==> flow/design.v <==
`timescale 1ns / 100ps
module top(
     input wire clk, reset,
     input wire start, si,
     output wire [3:0] an,
     output wire [7:0] sseg
    );
wire [4:0] dig3_in, dig2_in, dig1_in, dig0_in;
wire [4:0] dig3_out, dig2_out, dig1_out, dig0_out;
LF_counter top_unit
(.clk(clk), .reset(reset), .start(start), .si(si),
.dig3(dig3_in), .dig2(dig2_in), .dig1(dig1_in), .dig0(dig0_in));
my_register register_unit
(.clk(clk), .reset(reset), .data3_in(dig3_in), .data2_in(dig2_in), .data1_in(dig1_in), .data0_in(dig0_in), 
.data3_out(dig3_out), .data2_out(dig2_out), .data1_out(dig1_out), .data0_out(dig0_out));
seg7 seg7_unit
(.clk(clk), .reset(reset), .sseg(sseg), .an(an),
.in3(dig3_out), .in2(dig2_out), .in1(dig1_out), .in0(dig0_out));  
endmodule
`timescale 1ns / 100ps
module LF_counter(
     input wire clk, reset,
     input wire start, si,
     output wire [4:0] dig3, dig2, dig1, dig0
    );
reg [2:0] state_reg, state_next;
wire [15:0] prd;
wire [19:0] dvnd, dvsr, quo;
reg prd_start, div_start, b2b_start, adj_start;
wire prd_done_tick, div_done_tick, b2b_done_tick, adj_done_tick;
wire [3:0]  bcd10, bcd9, bcd8, bcd7, bcd6, bcd5, bcd4, bcd3, bcd2, bcd1, bcd0;
localparam [2:0] idle = 3'b000,
                 count = 3'b001,
                 frq = 3'b010,
                 b2b = 3'b011,
                 adjust = 3'b100;
counter counter_unit
(.clk(clk), .reset(reset), .start(prd_start), .si(si), .ready(),
.done_tick(prd_done_tick), .prd(prd));
division #(.W(20), .CBIT(6)) div_unit
(.clk(clk), .reset(reset), .start(div_start), .dvnd(dvnd), .dvsr(dvsr),
.quo(quo), .rmd(), .ready(), .done_tick(div_done_tick));
BCD b2b_unit
(.clk(clk), .reset(reset), .start(b2b_start), .bin(quo[19:0]), .ready(),
.done_tick(b2b_done_tick), .bcd10(bcd10), .bcd9(bcd9), .bcd8(bcd8), .bcd7(bcd7), .bcd6(bcd6), 
.bcd5(bcd5), .bcd4(bcd4),  .bcd3(bcd3), .bcd2(bcd2), .bcd1(bcd1), .bcd0(bcd0));
adjust adjust_unit
(.clk(clk), .reset(reset), .bcd10(bcd10), .bcd9(bcd9), .bcd8(bcd8), .bcd7(bcd7), .bcd6(bcd6),
.bcd5(bcd5), .bcd4(bcd4),  .bcd3(bcd3), .bcd2(bcd2), .bcd1(bcd1), .bcd0(bcd0), .done_tick(adj_done_tick), .start(adj_start),
.dig3(dig3), .dig2(dig2), .dig1(dig1), .dig0(dig0));
assign dvnd = 20'd1000000;  
assign dvsr =  prd;
always @(posedge clk)
  if (reset)
    state_reg <= idle;
  else
    state_reg <= state_next;
always @*
  begin
    state_next = state_reg;
    prd_start = 1'b0;
    div_start = 1'b0;
    b2b_start = 1'b0;
    adj_start = 1'b0;
      case (state_reg)
        idle: if (start) begin
              prd_start = 1'b1;
              state_next = count; end
        count: if (prd_done_tick) begin
               div_start = 1'b1;
               state_next = frq; end
        frq: if (div_done_tick) begin
             b2b_start = 1'b1;
             state_next = b2b; end
        b2b: if (b2b_done_tick) begin
             adj_start = 1'b1;
             state_next = adjust; end
        adjust: if (adj_done_tick)
                state_next = idle;
        default: state_next = idle;
      endcase
  end 
endmodule
`timescale 1ns / 100ps
module counter(
    input wire clk, reset,
    input wire start, si,
    output reg ready, done_tick,
    output wire [19:0] prd
    );
localparam [15:0] MAX_COUNTER_NUMBER = 50;  
reg [1:0] state_reg, state_next;
reg [6:0] t_reg, t_next;  
reg [19:0] p_reg, p_next;  
reg delay_reg;
wire edg;   
localparam [1:0] idle = 2'b00,
                 waite = 2'b01, 
                 count = 2'b10,
                 done = 2'b11;
always @(posedge clk)
  if (reset)
    begin
      state_reg <= idle;
      t_reg <= 0;
      p_reg <= 0;
      delay_reg <= 0;
    end
  else
    begin
      state_reg <= state_next;
      t_reg <= t_next;
      p_reg <= p_next;
      delay_reg <= si; 
    end
 assign edg = ~delay_reg & si;
always @*
  begin
    state_next = state_reg;
    ready = 1'b0;
    done_tick = 1'b0;
    t_next = t_reg;
    p_next = p_reg;
    case (state_reg)
      idle: begin ready = 1'b1;
              if (start == 1)
                state_next = waite;
            end
      waite: if (edg == 1) begin  
             state_next = count;
             t_next = 0;
             p_next = 0; end
      count: if (edg == 1)  
               state_next = done;
             else begin  
               t_next = t_reg + 1;
                 if (t_reg == MAX_COUNTER_NUMBER - 1) begin
                   t_next = 0;
                   p_next = p_reg + 1; end
               end
       done: begin done_tick = 1'b1;
               state_next = idle; end
       default: state_next = idle;
     endcase
  end
assign prd = p_reg;
endmodule
`timescale 1ns / 100ps
module division
#(
parameter W = 8,
         CBIT = 4  
 )
(
    input wire clk, reset,
    input wire start,
    input wire [W-1:0] dvsr, dvnd,
    output reg ready, done_tick,
    output wire [W-1:0] quo, rmd
    );
reg [1:0] state_reg, state_next;
reg [W-1:0] rh_reg, rh_next, rl_reg, rl_next, rh_tmp;
reg [W-1:0] d_reg, d_next;
reg [CBIT-1:0] n_reg, n_next;
reg q_bit;
localparam [1:0] idle = 2'b00,
                 op = 2'b01,
                 last = 2'b10,
                 done = 2'b11;
always @(posedge clk)
  if (reset)
    begin
      state_reg <= idle;
      rh_reg <= 0;
      rl_reg <= 0;
      n_reg <= 0;
      d_reg <= 0;
    end
  else
    begin
      state_reg <= state_next;
      rh_reg <= rh_next;
      rl_reg <= rl_next;
      d_reg <= d_next;
      n_reg <= n_next;
    end
always @*
  begin
    ready = 1'b0;
    done_tick = 1'b0;
    state_next = state_reg;
    n_next = n_reg;
    d_next = d_reg;
    rh_next = rh_reg;
    rl_next = rl_reg;
    case (state_reg)
      idle: begin ready = 1'b1;
              if (start) begin
                rh_next = 0;
                rl_next = dvnd;  
                d_next = dvsr;  
                n_next = W;  
                state_next = op; end end
      op: begin  
          rl_next = {rl_reg [W-2:0], q_bit};
          rh_next = {rh_tmp [W-2:0], rl_reg[W-1]};
          n_next = n_reg - 1;
            if (n_reg == 1) state_next = last;
          end
      last: begin
              rl_next = {rl_reg[W-2:0], q_bit};
              rh_next = rh_tmp;
              state_next = done; end
      done: begin 
              done_tick = 1'b1;
              state_next = idle; end
      default: state_next = idle;
   endcase
  end
always @*
  if (rh_reg >= d_reg) begin
    rh_tmp = rh_reg - d_reg;
    q_bit = 1'b1; end
  else begin
    rh_tmp = rh_reg;
    q_bit = 1'b0; end
assign quo = rl_reg;
assign rmd = rh_reg;
endmodule
`timescale 1ns / 100ps
module BCD(
    input wire [19:0] bin,
    input wire clk, reset, start,
    output reg ready, done_tick,
    output wire [3:0] bcd10, bcd9, bcd8, bcd7, bcd6, bcd5, bcd4, bcd3, bcd2, bcd1, bcd0
    );
reg [19:0] p2s_reg, p2s_next;  
reg [1:0] state_reg, state_next;
reg [3:0] bcd10_reg, bcd9_reg, bcd8_reg, bcd7_reg, bcd6_reg, bcd5_reg, bcd4_reg, bcd3_reg, bcd2_reg, bcd1_reg, bcd0_reg;
wire [3:0] bcd10_tmp, bcd9_tmp, bcd8_tmp, bcd7_tmp, bcd6_tmp, bcd5_tmp, bcd4_tmp, bcd3_tmp, bcd2_tmp, bcd1_tmp, bcd0_tmp;
reg [3:0] bcd10_next, bcd9_next, bcd8_next, bcd7_next, bcd6_next, bcd5_next, bcd4_next, bcd3_next, bcd2_next, bcd1_next, bcd0_next;
reg [6:0] n_reg, n_next;  
 localparam [1:0] idle = 2'b00,
                  op = 2'b01,
                  done = 2'b10;
always @(posedge clk)
  begin
    if (reset)
      begin
        p2s_reg <= 0;
        state_reg <= idle;
        n_reg <= 0;
        bcd10_reg <= 0;
        bcd9_reg <= 0;
        bcd8_reg <= 0;
        bcd7_reg <= 0;
        bcd6_reg <= 0;
        bcd5_reg <= 0;
        bcd4_reg <= 0;
        bcd3_reg <= 0;
        bcd2_reg <= 0;
        bcd1_reg <= 0;
        bcd0_reg <= 0;
      end
    else
      begin
         p2s_reg <= p2s_next;
         state_reg <= state_next;
         n_reg <= n_next;
         bcd10_reg <= bcd10_next;
         bcd9_reg <= bcd9_next;
         bcd8_reg <= bcd8_next;
         bcd7_reg <= bcd7_next;
         bcd6_reg <= bcd6_next;
         bcd5_reg <= bcd5_next;
         bcd4_reg <= bcd4_next;
         bcd3_reg <= bcd3_next;
         bcd2_reg <= bcd2_next;
         bcd1_reg <= bcd1_next;
         bcd0_reg <= bcd0_next;
       end
   end
always @*
  begin
    state_next = state_reg;
    p2s_next = p2s_reg;
    n_next = n_reg;
    bcd10_next = bcd10_reg;
    bcd9_next = bcd9_reg;
    bcd8_next = bcd8_reg;
    bcd7_next = bcd7_reg;
    bcd6_next = bcd6_reg;
    bcd5_next = bcd5_reg;
    bcd4_next = bcd4_reg;
    bcd3_next = bcd3_reg;
    bcd2_next = bcd2_reg;
    bcd1_next = bcd1_reg;
    bcd0_next = bcd0_reg;
    ready = 1'b0;
    done_tick = 1'b0;
      case (state_reg)
        idle: begin ready = 1'b1;
               if (start == 1'b1) begin
               state_next = op;
               n_next = 6'b010100;  
               bcd10_next = 0;
               bcd9_next = 0;
               bcd8_next = 0;
               bcd7_next = 0;
               bcd6_next = 0;
               bcd5_next = 0;
               bcd4_next = 0;
               bcd3_next = 0;
               bcd2_next = 0;
               bcd1_next = 0;
               bcd0_next = 0;
               p2s_next = bin; end end
        op: begin p2s_next = p2s_reg << 1;
            bcd0_next = {bcd0_tmp [2:0], p2s_reg [19]};
            bcd1_next = {bcd1_tmp [2:0], bcd0_tmp [3]};
            bcd2_next = {bcd2_tmp [2:0], bcd1_tmp [3]};
            bcd3_next = {bcd3_tmp [2:0], bcd2_tmp [3]};
            bcd4_next = {bcd4_tmp [2:0], bcd3_tmp [3]};
            bcd5_next = {bcd5_tmp [2:0], bcd4_tmp [3]};
            bcd6_next = {bcd6_tmp [2:0], bcd5_tmp [3]};
            bcd7_next = {bcd7_tmp [2:0], bcd6_tmp [3]};
            bcd8_next = {bcd8_tmp [2:0], bcd7_tmp [3]};
            bcd9_next = {bcd9_tmp [2:0], bcd8_tmp [3]};
            bcd10_next = {bcd10_tmp [2:0], bcd9_tmp [3]};
            n_next = n_reg - 1;
              if (n_next == 0)
                state_next = done;
            end
        done: begin done_tick = 1'b1;
              state_next = idle; end
        default: state_next = idle;
      endcase
  end
assign bcd0_tmp = (bcd0_reg > 4) ? bcd0_reg + 3 : bcd0_reg;
assign bcd1_tmp = (bcd1_reg > 4) ? bcd1_reg + 3 : bcd1_reg;
assign bcd2_tmp = (bcd2_reg > 4) ? bcd2_reg + 3 : bcd2_reg;
assign bcd3_tmp = (bcd3_reg > 4) ? bcd3_reg + 3 : bcd3_reg;
assign bcd4_tmp = (bcd4_reg > 4) ? bcd4_reg + 3 : bcd4_reg;
assign bcd5_tmp = (bcd5_reg > 4) ? bcd5_reg + 3 : bcd5_reg;
assign bcd6_tmp = (bcd6_reg > 4) ? bcd6_reg + 3 : bcd6_reg;
assign bcd7_tmp = (bcd7_reg > 4) ? bcd7_reg + 3 : bcd7_reg;
assign bcd8_tmp = (bcd8_reg > 4) ? bcd8_reg + 3 : bcd8_reg;
assign bcd9_tmp = (bcd9_reg > 4) ? bcd9_reg + 3 : bcd9_reg;
assign bcd10_tmp = (bcd10_reg > 4) ? bcd10_reg + 3 : bcd10_reg;
assign bcd10 = bcd10_reg;
assign bcd9 = bcd9_reg;
assign bcd8 = bcd8_reg;
assign bcd7 = bcd7_reg;
assign bcd6 = bcd6_reg;
assign bcd5 = bcd5_reg;
assign bcd4 = bcd4_reg;
assign bcd3 = bcd3_reg;
assign bcd2 = bcd2_reg;
assign bcd1 = bcd1_reg;
assign bcd0 = bcd0_reg;
endmodule
`timescale 1ns / 100ps
module adjust(
    input wire clk, reset,
    input wire start,
    input wire [3:0] bcd10, bcd9, bcd8, bcd7, bcd6, bcd5, bcd4, bcd3, bcd2, bcd1, bcd0,
    output wire [4:0] dig3, dig2, dig1, dig0,
    output reg done_tick, ready
    );
reg [1:0] state_reg, state_next;
reg [4:0] bcd10_reg, bcd9_reg, bcd8_reg, bcd7_reg, bcd6_reg, bcd5_reg, bcd4_reg, bcd3_reg, bcd2_reg, bcd1_reg, bcd0_reg;
reg [4:0] bcd10_next, bcd9_next, bcd8_next, bcd7_next, bcd6_next, bcd5_next, bcd4_next, bcd3_next, bcd2_next, bcd1_next, bcd0_next;
localparam [1:0] idle = 2'b00,
                 op = 2'b01,
                 done = 2'b10;
always @(posedge clk)
  if (reset)
    begin
      state_reg <= 0;
      bcd0_reg <= 0;
      bcd1_reg <= 0;
      bcd2_reg <= 0;
      bcd3_reg <= 0;
      bcd4_reg <= 0;
      bcd5_reg <= 0;
      bcd6_reg <= 0;
      bcd7_reg <= 0;
      bcd8_reg <= 0;
      bcd9_reg <= 0;
      bcd10_reg <= 0;
    end
  else
    begin
      state_reg <= state_next;
      bcd0_reg <= bcd0_next;
      bcd1_reg <= bcd1_next;
      bcd2_reg <= bcd2_next;
      bcd3_reg <= bcd3_next;
      bcd4_reg <= bcd4_next;
      bcd5_reg <= bcd5_next;
      bcd6_reg <= bcd6_next;
      bcd7_reg <= bcd7_next;
      bcd8_reg <= bcd8_next;
      bcd9_reg <= bcd9_next;
      bcd10_reg <= bcd10_next;
    end
always @*
  begin
    state_next = state_reg;
    bcd0_next = bcd0_reg;
    bcd1_next = bcd1_reg;
    bcd2_next = bcd2_reg;
    bcd3_next = bcd3_reg;
    bcd4_next = bcd4_reg;
    bcd5_next = bcd5_reg;
    bcd6_next = bcd6_reg;
    bcd7_next = bcd7_reg;
    bcd8_next = bcd8_reg;
    bcd9_next = bcd9_reg;
    bcd10_next = bcd10_reg;
    done_tick = 1'b0;
    ready = 1'b0;
      case (state_reg) idle: begin ready = 1'b1;
                               if (start == 1'b1) begin
                               bcd0_next = {1'b1, bcd0};
                               bcd1_next = {1'b0, bcd1};
                               bcd2_next = {1'b0, bcd2};
                               bcd3_next = {1'b0, bcd3};
                               bcd4_next = {1'b0, bcd4};
                               bcd5_next = {1'b0, bcd5};
                               bcd6_next = {1'b0, bcd6};
                               bcd7_next = {1'b0, bcd7};
                               bcd8_next = {1'b0, bcd8};
                               bcd9_next = {1'b0, bcd9};
                               bcd10_next = {1'b0, bcd10};
                               state_next = op; end
                             else state_next = idle; end
                       op: if (bcd10_next == 0) begin
                             {bcd10_next, bcd9_next, bcd8_next, bcd7_next, bcd6_next, bcd5_next, bcd4_next, bcd3_next, bcd2_next, bcd1_next, bcd0_next} =
                             {bcd10_next, bcd9_next, bcd8_next, bcd7_next, bcd6_next, bcd5_next, bcd4_next, bcd3_next, bcd2_next, bcd1_next, bcd0_next} << 5;
                             end
                           else
                             state_next = done;
                      done: begin done_tick = 1'b1;
                            state_next = idle; end
                      default: state_next = idle;
        endcase
  end
assign dig3 = bcd10_reg;
assign dig2 = bcd9_reg;
assign dig1 = bcd8_reg;
assign dig0 = bcd7_reg; 
endmodule
`timescale 1ns / 100ps
module my_register(
    input wire clk, reset,
    input wire [4:0] data3_in, data2_in, data1_in, data0_in,
    output reg [4:0] data3_out, data2_out, data1_out, data0_out
    );
always @(posedge clk)
  if (reset)
    begin
      data3_out <= 0; 
      data2_out <= 0;  
      data1_out <= 0;  
      data0_out <= 0;
    end
  else
    begin
      data3_out <= data3_in;   
      data2_out <= data2_in; 
      data1_out <= data1_in; 
      data0_out <= data0_in;   
    end
endmodule
`timescale 1ns / 100ps
module seg7(
    input wire clk, reset,
    input wire [4:0] in3, in2, in1, in0,
    output reg [3:0] an,  
    output reg [7:0] sseg  
    );
localparam N = 18;
reg [N-1:0] q_reg;
wire [N-1:0] q_next;
reg [3:0] hex_in;
wire [3:0] digit3, digit2, digit1, digit0;
wire  dot3, dot2, dot1, dot0;
reg dot;
assign digit3 = in3 [3:0];
assign digit2 = in2 [3:0];
assign digit1 = in1 [3:0];
assign digit0 = in0 [3:0];
assign dot3 = in3 [4];
assign dot2 = in2 [4];
assign dot1 = in1 [4];
assign dot0 = in0 [4];
always @(posedge clk)
  if (reset)
    q_reg <= 0; 
  else
    q_reg <= q_next;
assign q_next = q_reg + 1;
always @*
begin
  case (q_reg[N-1:N-2])
    2'b00:
      begin
        an = 4'b1110;
        hex_in = digit0;
        dot = dot0;
      end
    2'b01:
      begin
        an = 4'b1101;
        hex_in = digit1;
        dot = dot1;
      end
    2'b10:
      begin
        an = 4'b1011;
        hex_in = digit2;
        dot = dot2;
      end
    default:
      begin
        an = 4'b0111;
        hex_in = digit3;
        dot = dot3;
      end
    endcase
end
always @*
  begin
    case (hex_in)
      4'h0: sseg [6:0] = 7'b1111110;
      4'h1: sseg [6:0] = 7'b0110000;
      4'h2: sseg [6:0] = 7'b1101101;
      4'h3: sseg [6:0] = 7'b1111001;
      4'h4: sseg [6:0] = 7'b0110011;
      4'h5: sseg [6:0] = 7'b1011011;
      4'h6: sseg [6:0] = 7'b1011111;
      4'h7: sseg [6:0] = 7'b1110000;
      4'h8: sseg [6:0] = 7'b1111111;
      4'h9: sseg [6:0] = 7'b1111011;
      4'ha: sseg [6:0] = 7'b1110111;
      4'hb: sseg [6:0] = 7'b0011111;
      4'hc: sseg [6:0] = 7'b1001110;
      4'hd: sseg [6:0] = 7'b0111101;
      4'he: sseg [6:0] = 7'b1001111;
      default: sseg [6:0] =  7'b1000111;  
    endcase
    sseg[7] = dot;
  end
endmodule
Tool chain data of top
What the tools print for top, step after step.
Line numbers count from 1 in the design file above.
Library cell names are shortened.
Not given: --
Design
  top module: top
  clock: clk
  cell library: sky130hd
  corner: tt_025C_1v80

Elaborated design
Counts by Yosys on the flattened word-level netlist (proc, flatten, opt, wreduce; memories kept). Register bits leave out memories and registers merged into their read ports (data or address). Print and check cells are left out. Cells with the same type and inputs are merged into one.
Yosys's memory passes give these memory sizes; they may raise the number of words (mostly to a power of two), join words into wider ones and drop unused or constant bits.
Storage and ports
  output and inout port bits: 12
  memories: 1
  memory bits (read-only): 112
  bits of input ports: 4
  register bits: 269
Memory list
  (name not given): depth 16, width 7, read ports 1, wr ports 0, line 535  | case (hex_in)
Cells by class
  bitwise logic cells: 6
  reductions and logical operators: 28
  mux-type cells: 112
  $add $sub $neg: 17
  eq/ne operators: 36
  order comparisons: 12
Operators by type and width (number)
  20-bit 2-to-1 mux: 9
  20-bit case mux with 2-bit select: 3
  5-bit case mux with 2-bit select: 11
  5-bit 2-to-1 mux: 22
  4-bit case mux with 2-bit select: 11
  20-bit case mux with 3-bit select: 1
  4-bit by 3-bit > comparator with 1-bit output with constant B: 11
  4-bit 2-to-1 mux: 11
  4-bit by 2-bit adder with 4-bit output with constant B: 10
  7-bit case mux with 2-bit select: 2
  7-bit 2-to-1 mux: 4
  2-bit inequality test with constant B: 12
  4-bit case mux with 3-bit select: 2
  20-bit by 1-bit adder with 20-bit output with constant B: 1
  20-bit subtractor: 1
  20-bit greater-or-equal comparator: 1
  18-bit by 1-bit adder with 18-bit output with constant B: 1
  3-bit 2-to-1 mux: 6
  2-bit case mux with 4-bit select: 2
  2-bit 2-to-1 mux: 8
  3-bit case mux with 5-bit select: 1
  2-bit == test with constant B: 7
  2-bit by 1-bit inequality test with 1-bit output with constant B: 6
  2-bit AND reduction: 6
  3-bit AND reduction: 4
  6-bit case mux with 2-bit select: 1
  1-bit 2-to-1 mux: 12
  2-bit by 1-bit == test with 1-bit output with constant B: 5
Other operator kinds: 24; their cells: 40.

Depth
Depth = most cells in a row (Yosys ltp): at word level without a register or memory, in the mapped netlist without a sequential cell, where the memories' decode and read muxes count.
Depth
  depth after elaboration: 7
  ABC_AREA: 1
  mapped depth: 17
  mapped depth without buffers: 16

Mapped cells and area
Source: synth_stat.txt of the flow (Yosys; design flattened, memories mapped). It holds for the ABC_AREA given above (unset counts as 0); a run with the other value may have another netlist.
Cells by type (number)
  dfxtp_1: 269
  nand2_1: 438
  inv_1: 254
  a21oi_1: 185
  o21ai_0: 145
  nor2_1: 170
  nand3_1: 107
  ha_1: 42
  a31oi_1: 49
  clkbuf_1: 56
  nor3_1: 33
  o211ai_1: 17
  nand4_1: 20
  nand2_2: 18
  nand2_4: 10
  xnor2_1: 11
  xor2_1: 10
  buf_2: 17
Other cell types: 31; their cells: 92.
Mapped netlist
  sequential part of the area: 5385.2 µm²
  cells in the netlist: 1943
  buffer cells: 84
  flip-flop cells: 269
  cell area after synthesis: 13485.4 µm²

Worst setup path after synthesis
OpenSTA on the mapped netlist: ideal clock, no wires. The path of least setup slack (recovery checks aside). Input and output delay are each 20% of the period. Register names are those of the netlist, which keeps one name where synthesis merged equal registers.
Path post-synthesis
  path kind: register to output
  from: register seg7_unit.q_reg[17]
  to: output sseg[3]
  path slack: 6.115 ns
  arrival: 1.885 ns
  buffers on the path: 1
  output delay: 2.000 ns
  data required time: 8.000 ns
  launch time at the first pin: 0.000 ns
  path delay: 1.885 ns
  clock period: 10.0 ns
  stages: 10
  synthesis period reached: 3.885 ns
"path delay" = arrival - input delay + setup time.
A path that ends at an output port has no setup time.
"stages" counts driving pins, that of a launching flip-flop among them; a cell with two outputs on the path counts twice.
"synthesis period reached" = period - worst setup slack (recovery checks aside). The figure is calculated, with input and output delays left at 20% of the set period.
Between the ends stands the longest chain of elaborated cells between them, by number of cells; it is not shown to be the way that was timed. Of several equally long chains one is given.
Each line given opens the expression or statement behind the cell; cells for indexed reads and writes are added by Yosys, which also makes memories of some case tables.
A memory read counts as a cell of the chain, while the word-level depth stops at memories.
On the way, post-synthesis
  path through: dfxtp_1 buf_2 nand2_1 o21ai_0 inv_1 ha_1 nand2_1 nand2_1 a21oi_1 a31oi_1
  cells in the longest elaborated chain: 3
  elaborated cells between the ends (all ways): 5
  RTL lines with such cells: 2
  those cells by class: eq/ne: 2; mux: 1; reduce/logical: 1; memory: 1
RTL lines, path post-synthesis
  start: declaration: line 484  | reg [N-1:0] q_reg;
  start: assignment: line 500  | q_reg <= 0;
  start: assignment: line 502  | q_reg <= q_next;
  2-bit == test: line 506  | case (q_reg[N-1:N-2])
  4-bit case mux with 3-bit select: line 506
  memory 16 x 7 bit: line 535  | case (hex_in)
  end: declaration: line 6  | output wire [7:0] sseg
Some nets on the timed path still bear RTL names; the line given drives or declares the net.
Named nets, post-synthesis (line)
  an[3]: 506

Path in the finished layout
From the final timing report of run A: the path of least setup slack in the routed layout; clock arrival at registers is part of the times.
Path post-layout
  path kind: register to output
  from: register seg7_unit.q_reg[17]
  to: output sseg[3]
  stages: 11
  data required time: 3.53 ns
  clock period: 4.41 ns
  launch time at the first pin: 0.54 ns
  buffers on the path: 2
  arrival: 3.13 ns
  output delay: 0.88 ns
  path slack: 0.40 ns
Between the ends stands the longest chain of elaborated cells between them, by number of cells; it is not shown to be the way that was timed. Of several equally long chains one is given.
A memory read counts as a cell of the chain, while the word-level depth stops at memories.
On the way, post-layout
  path through: dfxtp_1 buf_2 nand2_1 o21ai_0 inv_1 ha_1 nand2_1 nand2_1 a21oi_1 a31oi_1 clkdlybuf4s50_1
  cells in the longest elaborated chain: 3
  elaborated cells between the ends (all ways): 5
  RTL lines with such cells: 2
  those cells by class: eq/ne: 2; mux: 1; reduce/logical: 1; memory: 1
RTL lines, path post-layout
  start: declaration: line 484  | reg [N-1:0] q_reg;
  start: assignment: line 500  | q_reg <= 0;
  start: assignment: line 502  | q_reg <= q_next;
  2-bit == test: line 506  | case (q_reg[N-1:N-2])
  4-bit case mux with 3-bit select: line 506
  memory 16 x 7 bit: line 535  | case (hex_in)
  end: declaration: line 6  | output wire [7:0] sseg

Subject: top on sky130hd, stored results

Hello all,

Flow measurements of top on sky130hd: 3 stored runs with different settings, listed in no order. Input and output delays are each 20% of the period that was set; the output load is 0.01 pF.
By "achieved clock period (ns)" is meant the clock period of the run minus its worst setup slack. This is arithmetic on one report: input and output delays are still those of the set period (20% each).
"worst setup path time (ns)": the worst setup path's part of the clock period (all of it between registers, 20% less for each end at a port) less its slack. A launch clock that arrives late makes it longer, a capture clock that arrives late makes it shorter.
"finish__power__total" rests on the timing tool's default activity at the inputs, not on a simulated workload.

Flow files of run A
==> flow/run.sh <==
#!/bin/bash
# the make line also repeats the synthesis and layout settings of config.mk as NAME=value (left out here)
make -C /OpenROAD-flow-scripts/flow DESIGN_CONFIG=/design/flow/config.mk WORK_HOME=/design/flow/orfs CLKGATE_MAP_FILE= finish
==> flow/config.mk <==
export PLATFORM = sky130hd
export DESIGN_NAME = top
export DESIGN_NICKNAME = top
export VERILOG_FILES = /design/flow/design.v
export SDC_FILE = /design/flow/constraint.sdc
export NUM_CORES = 4
export LEC_CHECK = 0
export ABC_AREA = 1
export CAP_MARGIN = 20
export CORE_MARGIN = 2
export CORE_UTILIZATION = 55
export CTS_CLUSTER_SIZE = 85
export GPL_TIMING_DRIVEN = 0
export PLACE_DENSITY_LB_ADDON = 0.16
export SLEW_MARGIN = 20
==> flow/constraint.sdc <==
create_clock -name core_clock -period 4.41 [get_ports {clk}]
set_input_delay 0.8820 -clock core_clock [delete_from_list [all_inputs] [get_ports {clk}]]
set_output_delay 0.8820 -clock core_clock [all_outputs]
set_load 0.01 [all_outputs]

report of run A
yosys chip area after synthesis (um^2): 13485.4
finish__design__die__area: 25787.5
finish__design__instance__area__stdcell: 15070.7
finish__design__instance__utilization: 0.6233
finish__timing__setup__ws: 0.397
finish__timing__setup__tns: 0.000
finish__timing__hold__ws: 0.432
finish__power__total: 5.662e-03
achieved clock period (ns): 4.013
worst setup path time (ns): 3.13
worst setup path kind: register to output

Flow files of run B
==> flow/run.sh <==
#!/bin/bash
# the make line also repeats the synthesis and layout settings of config.mk as NAME=value (left out here)
make -C /OpenROAD-flow-scripts/flow DESIGN_CONFIG=/design/flow/config.mk WORK_HOME=/design/flow/orfs CLKGATE_MAP_FILE= finish
==> flow/config.mk <==
export PLATFORM = sky130hd
export DESIGN_NAME = top
export DESIGN_NICKNAME = top
export VERILOG_FILES = /design/flow/design.v
export SDC_FILE = /design/flow/constraint.sdc
export NUM_CORES = 4
export LEC_CHECK = 0
export ABC_AREA = 1
export CAP_MARGIN = 10
export CELL_PAD_IN_SITES_DETAIL_PLACEMENT = 0
export CELL_PAD_IN_SITES_GLOBAL_PLACEMENT = 3
export CORE_MARGIN = 7
export CORE_UTILIZATION = 44
export CTS_CLUSTER_SIZE = 99
export GPL_TIMING_DRIVEN = 1
export HOLD_SLACK_MARGIN = 0.26
export MAX_ROUTING_LAYER = met4
export MIN_ROUTING_LAYER = met2
export PLACE_DENSITY = 0.52
export SETUP_SLACK_MARGIN = 0.97
export SLEW_MARGIN = 20
export TNS_END_PERCENT = 30
==> flow/constraint.sdc <==
create_clock -name core_clock -period 4.67 [get_ports {clk}]
set_input_delay 0.9340 -clock core_clock [delete_from_list [all_inputs] [get_ports {clk}]]
set_output_delay 0.9340 -clock core_clock [all_outputs]
set_load 0.01 [all_outputs]

report of run B: did not finish, place, GPL-0301

Flow files of run C
==> flow/run.sh <==
#!/bin/bash
# the make line also repeats the synthesis and layout settings of config.mk as NAME=value (left out here)
make -C /OpenROAD-flow-scripts/flow DESIGN_CONFIG=/design/flow/config.mk WORK_HOME=/design/flow/orfs CLKGATE_MAP_FILE= finish
==> flow/config.mk <==
export PLATFORM = sky130hd
export DESIGN_NAME = top
export DESIGN_NICKNAME = top
export VERILOG_FILES = /design/flow/design.v
export SDC_FILE = /design/flow/constraint.sdc
export NUM_CORES = 4
export LEC_CHECK = 0
export ABC_AREA = 1
export CAP_MARGIN = 30
export CORE_ASPECT_RATIO = 0.74
export CORE_MARGIN = 2
export CORE_UTILIZATION = 44
export GPL_ROUTABILITY_DRIVEN = 0
export HOLD_SLACK_MARGIN = 0.19
export MAX_ROUTING_LAYER = met4
export PLACE_DENSITY = 0.35
export SLEW_MARGIN = 35
==> flow/constraint.sdc <==
create_clock -name core_clock -period 3.01 [get_ports {clk}]
set_input_delay 0.6020 -clock core_clock [delete_from_list [all_inputs] [get_ports {clk}]]
set_output_delay 0.6020 -clock core_clock [all_outputs]
set_load 0.01 [all_outputs]

report of run C
yosys chip area after synthesis (um^2): 13485.4
finish__design__die__area: 32081.0
finish__design__instance__area__stdcell: 15154.5
finish__design__instance__utilization: 0.4994
finish__timing__setup__ws: 0.097
finish__timing__setup__tns: 0.000
finish__timing__hold__ws: 0.437
finish__power__total: 8.327e-03
achieved clock period (ns): 2.913
worst setup path time (ns): 2.31
worst setup path kind: register to output

Thanks
